==> flow/design.v <==
module flex_counter
#(
	parameter NUM_CNT_BITS = 4
)
(
	input wire clk,
	input wire n_rst,
	input wire clear,
	input wire count_enable,
	input wire [(NUM_CNT_BITS-1):0] rollover_val,
	output logic [(NUM_CNT_BITS-1):0] count_out,
	output logic rollover_flag
);
	logic [(NUM_CNT_BITS-1):0] next_count;  
	logic next_rollover_flag;
	always_ff @ (posedge clk, negedge n_rst) begin
	if (n_rst == 1'b0) begin  
		rollover_flag <= 0;
		count_out <= 0;
	end
	else begin
		count_out <= next_count;
		rollover_flag <= next_rollover_flag;
	end
	end
	always_comb begin
	  next_count = count_out;
	  next_rollover_flag = 0;
	  if (clear == 1'b1) begin 
		next_count = 0;
	  end
	  else if ((rollover_val == count_out) && (count_enable == 1)) begin
		next_count = 1;
	  end
	  else if (count_enable == 1) begin 
		next_count = count_out + 1; 
	  end
	  if (rollover_val == next_count) begin 
		next_rollover_flag = 1'b1; 
	  end
	end
endmodule
module counter(
    input clk,
          n_rst,
          cnt_up,
          clear,
    output one_k_samples
);
flex_counter 
					#(
                        .NUM_CNT_BITS(10)
					)
					A1 (
                    .clk(clk), 
					.n_rst(n_rst), 
					.clear(clear), 
					.count_enable(cnt_up), 	
					.rollover_val(10'd1000),
					.count_out(),
					.rollover_flag(one_k_samples)
                    );
endmodule
module magnitude(
    input logic  [16:0] in,
    output logic [15:0] out
);
always_comb begin
    if (in[16] == 1'b1) begin  
        out = ~(in[15:0]) + 1;
    end
    else begin
        out = in[15:0];
    end
end
endmodule
module datapath (
    input  logic        clk,
    input  logic        n_reset,
    input  logic [2:0]  op,
    input  logic [3:0]  src1,
    input  logic [3:0]  src2,
    input  logic [3:0]  dest,
    input  logic [15:0] ext_data1,
    input  logic [15:0] ext_data2,
    output logic [16:0] outreg_data,
    output logic        overflow
);
    logic        w_en;
    logic [1:0]  w_data_sel;
    logic [1:0]  alu_op;
    logic [16:0] src1_data, src2_data, alu_result, dest_data;
    always_comb begin
        w_en = 1'b0;
        w_data_sel = 2'b10;
        alu_op = 2'b00;
        case (op)
            3'b001: begin w_en = 1'b1; w_data_sel = 2'b10; alu_op = 2'b00; end
            3'b010: begin w_en = 1'b1; w_data_sel = 2'b00; end
            3'b011: begin w_en = 1'b1; w_data_sel = 2'b01; end
            3'b100: begin w_en = 1'b1; w_data_sel = 2'b10; alu_op = 2'b01; end
            3'b101: begin w_en = 1'b1; w_data_sel = 2'b10; alu_op = 2'b10; end
            3'b110: begin w_en = 1'b1; w_data_sel = 2'b10; alu_op = 2'b11; end
            default: ;
        endcase
    end
    alu CORE (.src1_data(src1_data), .src2_data(src2_data), .alu_op(alu_op),
              .result(alu_result), .overflow(overflow));
    always_comb begin
        case (w_data_sel)
            2'b00:   dest_data = {1'b0, ext_data1};
            2'b01:   dest_data = {1'b0, ext_data2};
            default: dest_data = alu_result;
        endcase
    end
    register_file RF (.clk(clk), .n_reset(n_reset), .w_en(w_en),
                      .r1_sel(src1), .r2_sel(src2), .w_sel(dest),
                      .w_data(dest_data), .r1_data(src1_data),
                      .r2_data(src2_data), .outreg_data(outreg_data));
endmodule
module alu (
    input  logic [16:0] src1_data,
    input  logic [16:0] src2_data,
    input  logic [1:0]  alu_op,
    output logic [16:0] result,
    output logic        overflow
);
    logic [17:0] large_sum, large_dif;
    logic [31:0] full_mult;
    assign large_sum = {src1_data[16], src1_data} + {src2_data[16], src2_data};
    assign large_dif = {src1_data[16], src1_data} - {src2_data[16], src2_data};
    assign full_mult = src1_data[15:0] * src2_data[15:0];
    always_comb begin
        case (alu_op)
            2'b00: begin result = src1_data; overflow = 1'b0; end
            2'b01: begin result = large_sum[16:0]; overflow = large_sum[17] ^ large_sum[16]; end
            2'b10: begin result = large_dif[16:0]; overflow = large_dif[17] ^ large_dif[16]; end
            default: begin result = {1'b0, full_mult[30:15]}; overflow = full_mult[31]; end
        endcase
    end
endmodule
module register_file (
    input  logic        clk,
    input  logic        n_reset,
    input  logic        w_en,
    input  logic [3:0]  r1_sel,
    input  logic [3:0]  r2_sel,
    input  logic [3:0]  w_sel,
    input  logic [16:0] w_data,
    output logic [16:0] r1_data,
    output logic [16:0] r2_data,
    output logic [16:0] outreg_data
);
    logic [16:0] regs_matrix [15:0];
    always_ff @ (posedge clk, negedge n_reset) begin
        if (!n_reset) begin
            for (int i = 0; i < 16; i++) regs_matrix[i] <= 17'd0;
        end
        else if (w_en) begin
            regs_matrix[w_sel] <= w_data;
        end
    end
    assign r1_data = regs_matrix[r1_sel];
    assign r2_data = regs_matrix[r2_sel];
    assign outreg_data = regs_matrix[0];
endmodule
module controller (
    input clk,
          n_rst,
    input logic dr,
                lc,
                overflow,
    output logic cnt_up,
                 clear,
                 modwait,
    output reg [2:0] op,
    output reg [3:0] src1,
                     src2,
                     dest,
    output logic err,
                 processed
);
typedef enum bit[4:0] {idle, 
                    eidle, 
                    eidle2,
                    load1, 
                    load2, 
                    load3, 
                    load4, 
                    coeff1, 
                    coeff2, 
                    coeff3, 
                    coeff4, 
                    store, 
                    check, 
                    zero, 
                    sort1, 
                    sort2, 
                    sort3, 
                    sort4, 
                    mul1, 
                    mul2, 
                    mul3, 
                    mul4, 
                    sub1, 
                    sub2, 
                    add1, 
                    add2, 
                    done
}firState;
firState curstate, nexstate;
logic next_modwait, next_processed;
always_ff @ (posedge clk, negedge n_rst) begin
    if (!n_rst)begin
    curstate <= idle;
    modwait <= 0;
    processed <= 0;
    end
    else begin
    curstate <= nexstate;
    modwait <= next_modwait;
    processed <= next_processed;
    end
end
always_comb begin
    nexstate = idle;
    err = 0;
    clear = 0;
    cnt_up = 0;
    next_modwait = 0;
    next_processed = 0;
    op = 3'b000;
    src1 = 4'd0;
    src2 = 4'd0;
    dest = 4'd0;
    case (curstate) 
        idle:
            begin
                next_modwait = 0; 
                clear = 0;
                cnt_up = 0;
                op = 3'b000;
                err = 0;
                if (lc) begin
                    nexstate = load1;
                end
                else if (dr) begin
                    nexstate = store;
                    next_modwait = 1;
                end
                else begin
                    nexstate = idle;
                end
            end
        eidle:
                begin
                    err = 1;
                    next_modwait = 0;
                    nexstate = eidle2;
                end
        eidle2:
                begin
                    err = 1;
                    if (lc) begin
                        nexstate = load1;
                    end
                    else if (dr) begin
                        nexstate = store;
                    end
                    else begin
                        nexstate = eidle2; 
                    end
                end
        load1:  
                begin
                    next_modwait = 1;
                    clear = 1;
                    err = 0;
                    op = 3'b011;
                    dest = 4'd5;  
                    nexstate = coeff1;
                end
        coeff1:  
                begin
                    next_modwait = 0;
                    clear = 0;
                    op = 3'b000;
                    if (lc) begin
                        nexstate = load2;
                    end
                    else begin
                        nexstate = coeff1;
                    end
                end
        load2:
                begin
                    next_modwait = 1;
                    op = 3'b011;
                    dest = 4'd6;  
                    nexstate = coeff2;
                end
        coeff2:  
                begin
                    next_modwait = 0;
                    op = 3'b000;
                    if (lc) begin
                        nexstate = load3;
                    end
                    else begin
                        nexstate = coeff2;
                    end
                end
        load3:
                begin
                    next_modwait = 1;
                    op = 3'b011;
                    dest = 4'd7;  
                    nexstate = coeff3;
                end
        coeff3:  
                begin
                    next_modwait = 0;
                    op = 3'b000;
                    if (lc) begin
                        nexstate = load4;
                    end
                    else begin
                    nexstate = coeff3;
                    end
                end
        load4:
                begin
                  next_modwait = 1;
                  op = 3'b011;
                  dest = 4'd8;  
                  nexstate = coeff4;
                end
        coeff4:  
                begin
                    next_modwait = 0;
                    op = 3'b000;
                    nexstate = idle;
                end
        store:  
                begin
                    if (dr) begin
                    cnt_up = 1;
                    next_modwait = 1;
                    op = 3'b010;
                    dest = 4'd9;  
                    nexstate = zero;
                    end
                    else begin
                        nexstate = eidle;
                    end
                end
        zero:
                begin
                    cnt_up = 0;
                    next_modwait = 1;
                    src1 = 4'd0;
                    src2 = 4'd0;
                    dest = 4'd0;  
                    op = 3'b101;  
                    nexstate = sort1;
                end
        sort1:
                begin
                    next_modwait = 1;
                    src1 = 4'd2;
                    dest = 4'd1;  
                    op = 3'b001;  
                    nexstate = sort2;
                end
        sort2:
                begin
                    next_modwait = 1;
                    src1 = 4'd3;
                    dest = 4'd2;  
                    op = 3'b001;  
                    nexstate = sort3;
                end
        sort3:
                begin
                    next_modwait = 1;
                    src1 = 4'd4;
                    dest = 4'd3;  
                    op = 3'b001;  
                    nexstate = sort4;
                end
        sort4:
                begin
                    next_modwait = 1;
                    src1 = 4'd9;
                    dest = 4'd4;  
                    op = 3'b001;  
                    nexstate = mul1;
                end
        mul1:
                begin
                    next_modwait = 1;
                    src1 = 4'd4; 
                    src2 = 4'd5; 
                    dest = 4'd9;  
                    op = 3'b110;  
                    nexstate = sub1;
                end
        sub1:
                begin
                    next_modwait = 1;
                    src1 = 4'd0;
                    src2 = 4'd9;
                    dest = 4'd0;  
                    op = 3'b101;  
                    if (overflow) begin
                        nexstate = eidle;
                        next_processed = 1;
                    end
                    else begin
                        nexstate = mul2;
                    end
                end
        mul2: 
                begin
                    next_modwait = 1;
                    src1 = 4'd3; 
                    src2 = 4'd6; 
                    dest = 4'd9;  
                    op = 3'b110;  
                    nexstate = add1;
                end
        add1:
                begin
                    next_modwait = 1;
                    src1 = 4'd0;
                    src2 = 4'd9;
                    dest = 4'd0;  
                    op = 3'b100;  
                    if (overflow) begin
                        nexstate = eidle;
                        next_processed = 1;
                    end
                    else begin
                        nexstate = mul3;
                    end
                end
        mul3:
                begin
                    next_modwait = 1;
                    src1 = 4'd2; 
                    src2 = 4'd7; 
                    dest = 4'd9;  
                    op = 3'b110;  
                    nexstate = sub2;
                end
        sub2:
                begin
                    next_modwait = 1;
                    src1 = 4'd0;
                    src2 = 4'd9;
                    dest = 4'd0;  
                    op = 3'b101;  
                    if (overflow) begin
                        nexstate = eidle;
                        next_processed = 1;
                    end
                    else begin
                        nexstate = mul4;
                    end
                end
        mul4:
                begin
                    next_modwait = 1;
                    src1 = 4'd1; 
                    src2 = 4'd8; 
                    dest = 4'd9;  
                    op = 3'b110;  
                    nexstate = add2;
                end
        add2:
                begin
                    next_modwait = 1;
                    src1 = 4'd0;
                    src2 = 4'd9;
                    dest = 4'd0;  
                    op = 3'b100;  
                    if (overflow) begin
                        nexstate = eidle;
                        next_processed = 1;
                    end
                    else begin
                        nexstate = done;
                        next_processed = 1;
                    end
                end
        done:
                begin
                    op = 3'b000;
                    next_modwait = 0;
                    nexstate = idle;
                end
    endcase
end
endmodule
module fir_filter(
    input clk,
          n_reset,
    input logic [15:0] sample_data,
                        fir_coefficient,
    input logic load_coeff,
                data_ready,
    output logic one_k_samples,
                 processed,
                 modwait,
    output logic [15:0] fir_out,
    output logic err
);
    logic  cnt_up,
          clear,
          overflow;
    logic [2:0] op;
    logic [3:0] src1, src2, dest;
    logic [16:0] outreg_data;  
    logic done;
    assign processed = done;
    controller    B1(
                    .clk(clk),
                    .n_rst(n_reset),
                    .dr(data_ready),
                    .lc(load_coeff),
                    .overflow(overflow),
                    .cnt_up(cnt_up),
                    .clear(clear),
                    .modwait(modwait),
                    .op(op),
                    .src1(src1),
                    .src2(src2),
                    .dest(dest),
                    .err(err),
                    .processed(done)
                    );
    counter   C1(
                    .clk(clk),
                    .n_rst(n_reset),
                    .cnt_up(cnt_up),
                    .clear(clear),
                    .one_k_samples(one_k_samples)
                    );
    datapath    D1(
                    .clk(clk),
                    .n_reset(n_reset),
                    .op(op),
                    .src1(src1),
                    .src2(src2),
                    .dest(dest),
                    .ext_data1(sample_data),
                    .ext_data2(fir_coefficient),
                    .outreg_data(outreg_data),
                    .overflow(overflow)
                    );
    magnitude   E1(
                    .in(outreg_data),
                    .out(fir_out)
                    );
endmodule
module coefficient_loader(
    input clk,
          n_reset,
    input logic new_coefficient_set,
    input logic modwait,
    output logic load_coeff,
    output logic [1:0] coefficient_num,
    output logic clear_new_coefficient
);
typedef enum bit [2:0] {IDLE, 
                        F0,
                        F1,
                        F2,
			            F3} loadState;	
loadState state, nexstate;
always_ff @ (posedge clk, negedge n_reset) begin
    if(!n_reset) begin
        state <= IDLE;
    end
    else begin
        state <= nexstate;
    end
end
always_comb begin
     nexstate = state;  
     coefficient_num = 2'b00;  
     load_coeff = 0;  
     clear_new_coefficient = 0;  
    case (state)
        IDLE:
            begin
                clear_new_coefficient = 0;
                if(new_coefficient_set && !modwait) begin
                    nexstate = F0;
                end
                else begin
                    nexstate = IDLE;
                end
            end
        F0:
            begin
                coefficient_num = 2'b00;  
                if(!modwait) begin
                    load_coeff = 1;  
                end
                else if (load_coeff && !modwait) begin
                    load_coeff = 0;  
                end
                else begin
                    nexstate = F1;  
                end
            end
        F1:
            begin
                coefficient_num = 2'b01;  
                if(!modwait) begin
                    load_coeff = 1;  
                end
                else if (load_coeff) begin
                    load_coeff = 0;  
                end
                else begin
                     nexstate = F2;  
                end
            end
        F2:
            begin
                 coefficient_num = 2'b10;  
                if(!modwait) begin
                    load_coeff = 1;  
                end
                else if (load_coeff) begin
                    load_coeff = 0;  
                end
                else begin
                    nexstate = F3;  
                end
            end
        F3:
            begin
                  coefficient_num = 2'b11;  
                if(!modwait) begin
                    load_coeff = 1;  
                end
                else if (load_coeff) begin
                    load_coeff = 0;  
                end
                else begin
                    nexstate = IDLE;  
                    clear_new_coefficient = 1;  
                end
            end
    endcase 
end
endmodule
module ahb_lite_slave(
    input   clk,
            n_rst,
    output logic [15:0] sample_data,
    output logic data_ready,
                new_coefficient_set,
    input logic clear_new_coefficient,
                processed,
    input logic [1:0] coefficient_num,
    output logic [15:0] fir_coefficient,
    input logic modwait,
    input logic [15:0] fir_out,
    input logic err,
                hsel,
    input logic [3:0] haddr,
    input logic hsize,
    input logic [1:0] htrans,
    input logic hwrite,
    input logic [15:0] hwdata,
    output logic [15:0] hrdata,
    output logic hresp
);
logic [15:0] [7:0] register, nexregister; 
logic [15:0] nexhrdata, nexfir_coefficient;
logic next_data_ready;
logic write1, nexwrite1;
logic [3:0]storeadd, nexstoreadd;
always_ff @ (posedge clk, negedge n_rst) begin
if(!n_rst) begin
    hrdata <= 0;
    data_ready <= 0;
    write1 <= 0;
    storeadd <= 0;
    register[0] <= 0;
    register[1] <= 0;
    register[2] <= 0;
    register[3] <= 0;
    register[4] <= 0;
    register[5] <= 0;
    register[6] <= 0;
    register[7] <= 0;
    register[8] <= 0;
    register[9] <= 0;
    register[10] <= 0;
    register[11] <= 0;
    register[12] <= 0;
    register[13] <= 0;
    register[14] <= 0;
    register[15] <= 0;
end
else begin
    hrdata <= nexhrdata;
    data_ready <= next_data_ready;
    write1 <= nexwrite1;
    storeadd <= nexstoreadd;
    register[0] <= nexregister[0];
    register[1] <= nexregister[1];
    register[2] <= nexregister[2];
    register[3] <= nexregister[3];
    register[4] <= nexregister[4];
    register[5] <= nexregister[5];
    register[6] <= nexregister[6];
    register[7] <= nexregister[7];
    register[8] <= nexregister[8];
    register[9] <= nexregister[9];
    register[10] <= nexregister[10];
    register[11] <= nexregister[11];
    register[12] <= nexregister[12];
    register[13] <= nexregister[13];
    register[14] <= nexregister[14];
    register[15] <= nexregister[15];
end
end
always_comb begin
    hresp = 0;  
    nexhrdata = 0;  
    if(processed) begin
        next_data_ready = 0;
    end
    else begin
        next_data_ready = data_ready;  
    end
    nexwrite1 = write1;  
    nexstoreadd = storeadd;  
    nexregister[0][0] = {modwait | new_coefficient_set | data_ready | write1 | (hsel & hwrite & (htrans == 2'd2))};  
    nexregister[0][7:1] = {7'd0};  
    nexregister[1][0] = {err};  
    nexregister[1][7:1] = {7'd0};  
    nexregister[2] = fir_out[7:0];
    nexregister[3] = fir_out[15:8];
    nexregister[4] = register[4];
    nexregister[5] = register[5];
    nexregister[6] = register[6];
    nexregister[7] = register[7];
    nexregister[8] = register[8];
    nexregister[9] = register[9];
    nexregister[10] = register[10];
    nexregister[11] = register[11];
    nexregister[12] = register[12];
    nexregister[13] = register[13];
    if (clear_new_coefficient) begin
        nexregister[14] = 8'h0000;
    end
    else begin
        nexregister[14] = register[14];
    end
    nexregister[15] = register[15];
            if (write1) begin
                nexwrite1 = 0;  
                if({storeadd[3:1], 1'b0} == 4'd4) 
                begin
                    next_data_ready = 1'b1;
                end
                nexregister[{storeadd[3:1], 1'b0}] = hwdata[7:0];  
                nexregister[{storeadd[3:1], 1'b1}] = hwdata[15:8];  
            end
    if (hsel)  
    begin
        if(haddr < 0  ||  14 < haddr)
        begin
            hresp = 1;
        end
        else
        begin
            if(hwrite && (htrans == 2'd2)) 
            begin
                if(!hsize)  
                begin
                    if(!((haddr == 0)
                    | (haddr == 1)
                    | (haddr == 2)
                    | (haddr == 3))) 
                    begin
                        if(haddr[3:1] == 4'd6) 
                        begin
                            next_data_ready = 1'b1;
                        end
                        nexregister[haddr] = hwdata;  
                    end
                    else  
                    begin
                            hresp = 1;  
                    end  
                end
                else  
                begin
                    if(!((haddr == 0)
                    | (haddr == 1)
                    | (haddr == 2)
                    | (haddr == 3))) 
                    begin
                        nexwrite1 = 1;  
                        nexstoreadd = haddr;  
                    end
                    else  
                    begin
                            hresp = 1;  
                    end  
                end
            end
            else 
            begin
                if(!hsize)  
                begin
                        nexhrdata = register[haddr];  
                end
                else  
                begin
                       nexhrdata[7:0] = nexregister[{haddr[3:1], 1'b0}];  
                       nexhrdata[15:8] = nexregister[{haddr[3:1], 1'b1}];  
                end
            end
        end
    end
end
assign fir_coefficient = {register[7 + (coefficient_num * 2)], register[6 + (coefficient_num * 2)]};
assign new_coefficient_set = {register[14][0]};
assign  sample_data = {register[5], register[4]};
endmodule
module ahb_lite_fir_filter(
    input clk,
          n_rst,
    input logic hsel,
    input logic [3:0] haddr,
    input logic hsize,
    input logic [1:0] htrans,
    input logic hwrite,
    input logic [15:0] hwdata,
    output logic [15:0] hrdata,
    output logic hresp
);
logic [15:0] fir_out, sample_data, fir_coefficient;
logic [1:0] coefficient_num;
logic processed, err, modwait, data_ready, new_coefficient_set, load_coeff, clear_new_coefficient;
ahb_lite_slave AHB (.clk(clk), 
                    .n_rst(n_rst),
                    .fir_out(fir_out),
                    .modwait(modwait),
                    .err(err),
                    .sample_data(sample_data),
                    .data_ready(data_ready),
                    .fir_coefficient(fir_coefficient),
                    .new_coefficient_set(new_coefficient_set),
                    .coefficient_num(coefficient_num),
                    .clear_new_coefficient(clear_new_coefficient),
                    .hsel(hsel),
                    .htrans(htrans),
                    .haddr(haddr),
                    .hsize(hsize),
                    .hwrite(hwrite),
                    .hwdata(hwdata),
                    .hrdata(hrdata),
                    .hresp(hresp),
                    .processed(processed));
coefficient_loader CFL  (.clk(clk),
                        .n_reset(n_rst),
                        .new_coefficient_set(new_coefficient_set),
                        .modwait(modwait),
                        .load_coeff(load_coeff),
                        .coefficient_num(coefficient_num),
                        .clear_new_coefficient(clear_new_coefficient));
fir_filter FF      (.clk(clk),
                  .n_reset(n_rst),
                  .sample_data(sample_data),
                  .fir_coefficient(fir_coefficient),
                  .load_coeff(load_coeff),
                  .data_ready(data_ready),
                  .one_k_samples(),
                  .modwait(modwait),
                  .fir_out(fir_out),
                  .err(err),
                  .processed(processed)
);
endmodule
---- Reports on ahb_lite_fir_filter ----
The steps from the RTL of ahb_lite_fir_filter to its reports follow in flow order.
Line numbers count from 1 in the design file above.
Operators carry their Yosys type and port widths (W data, S select, Z words).
Cell names lack the library's common part.
Not given: n/a
inputs
  top ..................................... ahb_lite_fir_filter
  clock ................................... clk
  standard-cell library ................... sky130hd
  timing corner ........................... tt_025C_1v80

---- Word-level counts ----
Yosys after proc, flatten, opt, wreduce and memory -nomap, before mapping. Print and check cells are not counted.
operators by class
  order comparisons ....................... 2
  shift-type cells ........................ 5
  eq/ne operators ......................... 109
  $mul .................................... 1
  add/sub/neg operators ................... 5
  bitwise operators ....................... 14
  reduce/logical cells .................... 49
  muxes and demuxes ....................... 108
operators with widths
  kind                  number
  $mux W128             6
  $pmux W17 S16         2
  $mul A16 B16 Y32      1
  $shiftx A128 B8 Y8    3
  $mux W8               36
  $shiftx A128 B32 Y8   2
  $eq A4 B4 Y1 const B  32
  $pmux W5 S24          1
  $logic_not A32 Y1     3
  $eq A4 B3 Y1 const B  16
  $mux W16              4
  $pmux W17 S3          1
  $eq A5 B5 Y1 const B  10
  $pmux W4 S10          1
  $pmux W4 S5           2
  $pmux W17 S2          1
  $reduce_and A2 Y1     16
  $eq A4 B2 Y1 const B  8
  $mux W4               8
  $eq A5 B4 Y1 const B  6
  $mux W1               28
  $eq A3 B3 Y1 const B  9
  $reduce_or A4 Y1      5
  $eq A5 B3 Y1 const B  4
  $mux W5               4
  $add A17 B17 Y18      1
  $sub A17 B17 Y18      1
  $eq A3 B2 Y1 const B  6
Not listed: further kinds 37, cells in them 76.
word-level totals
  register bits after elaboration ......... 432
  input bits .............................. 27
  output and inout bits ................... 17

---- Longest topological paths ----
Yosys ltp: most cells in a row. Word level: on the elaborated netlist, between registers, memories and ports. Mapped: between sequential cells and ports; inverters and the memories' decode and read muxes count.
logic depth
  word-level depth ........................ 13
  ABC_AREA ................................ 0
  gate-level depth with buffers ........... 35
  gate-level depth less buffers ........... 31

---- After synthesis ----
Source: synth_stat.txt of the flow (Yosys; design flattened, memories mapped). It holds for the ABC_AREA given above (unset counts as 0); a run with the other value may have another netlist.
The area totals of this step are shown rounded.
cells by type
  type      number  area in all (um^2)
  dfrtp_1   418     1.05E+04
  fa_1      195     3.9E+03
  mux2_2    161     1.81E+03
  nand2_1   455     1.71E+03
  ha_1      136     1.7E+03
  nor2_1    401     1.51E+03
  a21oi_1   290     1.45E+03
  mux4_2    48      1.08E+03
  inv_1     278     1.04E+03
  mux2i_1   89      890.854
  o21ai_0   146     730.701
  clkbuf_1  168     630.605
  a221oi_1  38      332.819
  a22oi_1   43      322.81
  a211oi_1  38      285.274
  nor2b_1   34      212.704
  a21o_1    28      210.202
  a311oi_1  24      210.202
Not listed: further types 64, cells in them 533.
mapped netlist
  flip-flops .............................. 420
  synthesis area .......................... 32200 um^2
  buffer cells ............................ 223
  mapped cells ............................ 3523
  sequential part of the area ............. 10500 um^2
By module: a second synthesis without flattening, with its own total; a netlist apart from the flattened one above.
unflattened totals
  cell total of the unflattened synthesis .. 3668
  area total of the unflattened synthesis .. 37700 um^2
Rows give one instance, submodules left out.
by module
  module                           area (um^2)  cells  times used
  register_file                    15400        1364   1
  alu                              10000        1199   1
  ahb_lite_slave                   9190         805    1
  controller                       1000         76     1
  flex_counter #(NUM_CNT_BITS=10)  991          112    1
  datapath                         509          44     1
  magnitude                        355          48     1
  coefficient_loader               219          18     1
  counter                          7.5          2      1
  ahb_lite_fir_filter              0.0          0      1
  fir_filter                       0.0          0      1

---- Worst setup path after synthesis ----
Source: OpenSTA report_checks on the synthesized netlist (no wires, ideal clock, input and output delay 20% of the period each), path of least setup slack; recovery checks are left aside. Register names are those of the netlist, which keeps one name where synthesis merged equal registers.
path post-synthesis
  kind .................................... register to register
  from .................................... register FF.B1.curstate
  to ...................................... register FF.D1.RF.regs_matrix[14][7]
  data arrival time ....................... 8.044 ns
  path delay .............................. 8.177 ns
  slack ................................... 3.823 ns
  setup time .............................. 0.133 ns
  time at the first pin ................... 0.000 ns
  clock period ............................ 12.0 ns
  driving pins on the path ................ 32
  data required time ...................... 11.867 ns
  synthesis period reached ................ 8.177 ns
"path delay" = arrival - input delay + setup time.
"driving pins on the path": output pins that drive a net of the path, with the launching flip-flop's if there is one; two outputs of one cell count as two.
"synthesis period reached" = period - worst setup slack (recovery checks aside). The figure is calculated, with input and output delays left at 20% of the set period.
Where an end lacks its bit number, it is one bit of the signal, or one of the new flip-flops if synthesis recoded a state register.
Between the ends stands the longest chain of elaborated cells between them, by number of cells; it is not shown to be the way that was timed. Of several equally long chains one is given.
Each line given opens the expression or statement behind the cell; cells for indexed reads and writes are added by Yosys, which also makes memories of some case tables.
between the ends, post-synthesis
  cells stage by stage .................... dfrtp_1 -> or4_1 -> buf_2 -> nor3_1 -> clkbuf_1 -> a22oi_1 -> a31oi_1 -> clkbuf_1 -> ha_1 -> inv_1 -> fa_1 -> inv_1 -> fa_1 -> inv_1 -> fa_1 -> inv_1 -> fa_1 -> fa_1 -> inv_1 -> fa_1 -> inv_1 -> ha_1 -> a21oi_1 -> o21a_1 -> nor3b_1 -> and2_1 -> and3_1 -> o31a_1 -> xnor2_1 -> a21oi_1 -> buf_2 -> a21oi_1
  cells in the longest elaborated chain ... 8
  elaborated cells on any way between the ends .. 87
  source lines of those cells ............. 10
  those cells by class .................... add/sub: 2; mul: 1; eq/ne: 58; mux: 11; reduce/logical: 15
ends and longest elaborated chain, post-synthesis
  element           RTL line  source
  from (decl)       211       firState curstate, nexstate;
  from (assign)     215       curstate <= idle;
  from (assign)     220       curstate <= nexstate;
  $eq A5 B5 Y1      236       case (curstate)
  $reduce_or A2 Y1  n/a
  $pmux W4 S5       236
  $eq A4 B4 Y1      163       assign r1_data = regs_matrix[r1_sel];
  $pmux W17 S16     163
  $mul A16 B16 Y32  132       assign full_mult = src1_data[15:0] * src2_data[15:0];
  $pmux W17 S3      134       case (alu_op)
  $pmux W17 S2      110       case (w_data_sel)
  to (assign)       157       for (int i = 0; i < 16; i++) regs_matrix[i] <= 17'd0;
  to (assign)       160       regs_matrix[w_sel] <= w_data;
  to (decl)         154       logic [16:0] regs_matrix [15:0];

---- Path in the finished layout ----
From the final timing report of record 1: the path of least setup slack in the routed layout; clock arrival at registers is part of the times.
path post-layout
  kind .................................... register to register
  from .................................... register FF.B1.curstate
  to ...................................... register FF.D1.RF.regs_matrix[13][4]
  time at the first pin ................... 0.61 ns
  slack ................................... 0.48 ns
  setup time .............................. 0.16 ns
  data arrival time ....................... 9.98 ns
  data required time ...................... 10.46 ns
  driving pins on the path ................ 30
  clock period ............................ 10.0 ns
Where an end lacks its bit number, it is one bit of the signal, or one of the new flip-flops if synthesis recoded a state register.
Between the ends stands the longest chain of elaborated cells between them, by number of cells; it is not shown to be the way that was timed. Of several equally long chains one is given.
between the ends, post-layout
  cells stage by stage .................... dfrtp_1 -> inv_2 -> a21oi_1 -> buf_4 -> a221oi_1 -> nand3_1 -> o21ai_2 -> buf_4 -> nor4_1 -> fa_1 -> fa_1 -> ha_1 -> inv_1 -> fa_1 -> inv_1 -> fa_1 -> inv_1 -> fa_1 -> inv_1 -> ha_1 -> a21o_1 -> a21o_1 -> a21oi_1 -> o21a_1 -> o31a_1 -> a21oi_2 -> a31oi_1 -> xnor2_1 -> a21oi_1 -> o21ai_0
  cells in the longest elaborated chain ... 8
  elaborated cells on any way between the ends .. 87
  source lines of those cells ............. 10
  those cells by class .................... add/sub: 2; mul: 1; eq/ne: 58; mux: 11; reduce/logical: 15
ends and longest elaborated chain, post-layout
  element           RTL line  source
  from (decl)       211       firState curstate, nexstate;
  from (assign)     215       curstate <= idle;
  from (assign)     220       curstate <= nexstate;
  $eq A5 B5 Y1      236       case (curstate)
  $reduce_or A2 Y1  n/a
  $pmux W4 S5       236
  $eq A4 B4 Y1      163       assign r1_data = regs_matrix[r1_sel];
  $pmux W17 S16     163
  $mul A16 B16 Y32  132       assign full_mult = src1_data[15:0] * src2_data[15:0];
  $pmux W17 S3      134       case (alu_op)
  $pmux W17 S2      110       case (w_data_sel)
  to (assign)       157       for (int i = 0; i < 16; i++) regs_matrix[i] <= 17'd0;
  to (assign)       160       regs_matrix[w_sel] <= w_data;
  to (decl)         154       logic [16:0] regs_matrix [15:0];

## Implementation results

Measured data: module ahb_lite_fir_filter, platform sky130hd, 2 stored runs of the flow under differing settings, order arbitrary. Input and output delays are each 20% of the period that was set; the output load is 0.01 pF.
"period reached" is the run's clock period less its worst setup slack. It is reckoned from that one timing run; input and output delays stay at 20% of the period that was set.
"time on the worst setup path" is the time allowed to the run's worst setup path (the clock period less input and output delay, where it has them) less its slack. Clock arrival times count: a late capture clock shortens it, a late launch clock lengthens it.
"total power of the final layout" is the tool's figure for a default switching activity; nothing was simulated.
The results are shown rounded.

======== record 1 ========
==> flow/run.sh <==
#!/bin/bash
# the make line also repeats the synthesis and layout settings of config.mk as NAME=value (left out here)
make -C /OpenROAD-flow-scripts/flow DESIGN_CONFIG=/design/flow/config.mk WORK_HOME=/design/flow/orfs CLKGATE_MAP_FILE= finish
==> flow/config.mk <==
export PLATFORM = sky130hd
export DESIGN_NAME = ahb_lite_fir_filter
export DESIGN_NICKNAME = ahb_lite_fir_filter
export VERILOG_FILES = /design/flow/design.v
export SDC_FILE = /design/flow/constraint.sdc
export NUM_CORES = 4
export LEC_CHECK = 0
export CAP_MARGIN = 20
export CORE_MARGIN = 2
export CORE_UTILIZATION = 72
export SLEW_MARGIN = 20
==> flow/constraint.sdc <==
create_clock -name core_clock -period 10.0 [get_ports {clk}]
set_input_delay 2.0000 -clock core_clock [delete_from_list [all_inputs] [get_ports {clk}]]
set_output_delay 2.0000 -clock core_clock [all_outputs]
set_load 0.01 [all_outputs]

-------- measured, record 1 --------
  chip area after synthesis (Yosys) ....... 32200 um^2
  die area ................................ 46500 um^2
  post-layout utilization ................. 0.794
  setup slack of the critical path ........ 0.481 ns
  total negative slack .................... 0.000 ns
  final worst hold slack .................. 0.387 ns
  total power of the final layout ......... 0.00405 W
  period reached .......................... 9.519 ns
  time on the worst setup path ............ 9.52 ns
  critical path type ...................... register to register

======== record 2 ========
==> flow/run.sh <==
#!/bin/bash
# the make line also repeats the synthesis and layout settings of config.mk as NAME=value (left out here)
make -C /OpenROAD-flow-scripts/flow DESIGN_CONFIG=/design/flow/config.mk WORK_HOME=/design/flow/orfs CLKGATE_MAP_FILE= finish
==> flow/config.mk <==
export PLATFORM = sky130hd
export DESIGN_NAME = ahb_lite_fir_filter
export DESIGN_NICKNAME = ahb_lite_fir_filter
export VERILOG_FILES = /design/flow/design.v
export SDC_FILE = /design/flow/constraint.sdc
export NUM_CORES = 4
export LEC_CHECK = 0
export CAP_MARGIN = 20
export CELL_PAD_IN_SITES_GLOBAL_PLACEMENT = 2
export CORE_ASPECT_RATIO = 1.45
export CORE_MARGIN = 2
export CORE_UTILIZATION = 35
export CTS_CLUSTER_SIZE = 12
export MAX_ROUTING_LAYER = met5
export PLACE_DENSITY_LB_ADDON = 0.06
export SLEW_MARGIN = 20
==> flow/constraint.sdc <==
create_clock -name core_clock -period 16.2 [get_ports {clk}]
set_input_delay 3.2400 -clock core_clock [delete_from_list [all_inputs] [get_ports {clk}]]
set_output_delay 3.2400 -clock core_clock [all_outputs]
set_load 0.01 [all_outputs]

-------- measured, record 2 --------
  chip area after synthesis (Yosys) ....... 32200 um^2
  die area ................................ 94600 um^2
  post-layout utilization ................. 0.392
  setup slack of the critical path ........ 6.19 ns
  total negative slack .................... 0.000 ns
  final worst hold slack .................. 0.386 ns
  total power of the final layout ......... 0.00256 W
  period reached .......................... 10.006 ns
  time on the worst setup path ............ 10.01 ns
  critical path type ...................... register to register
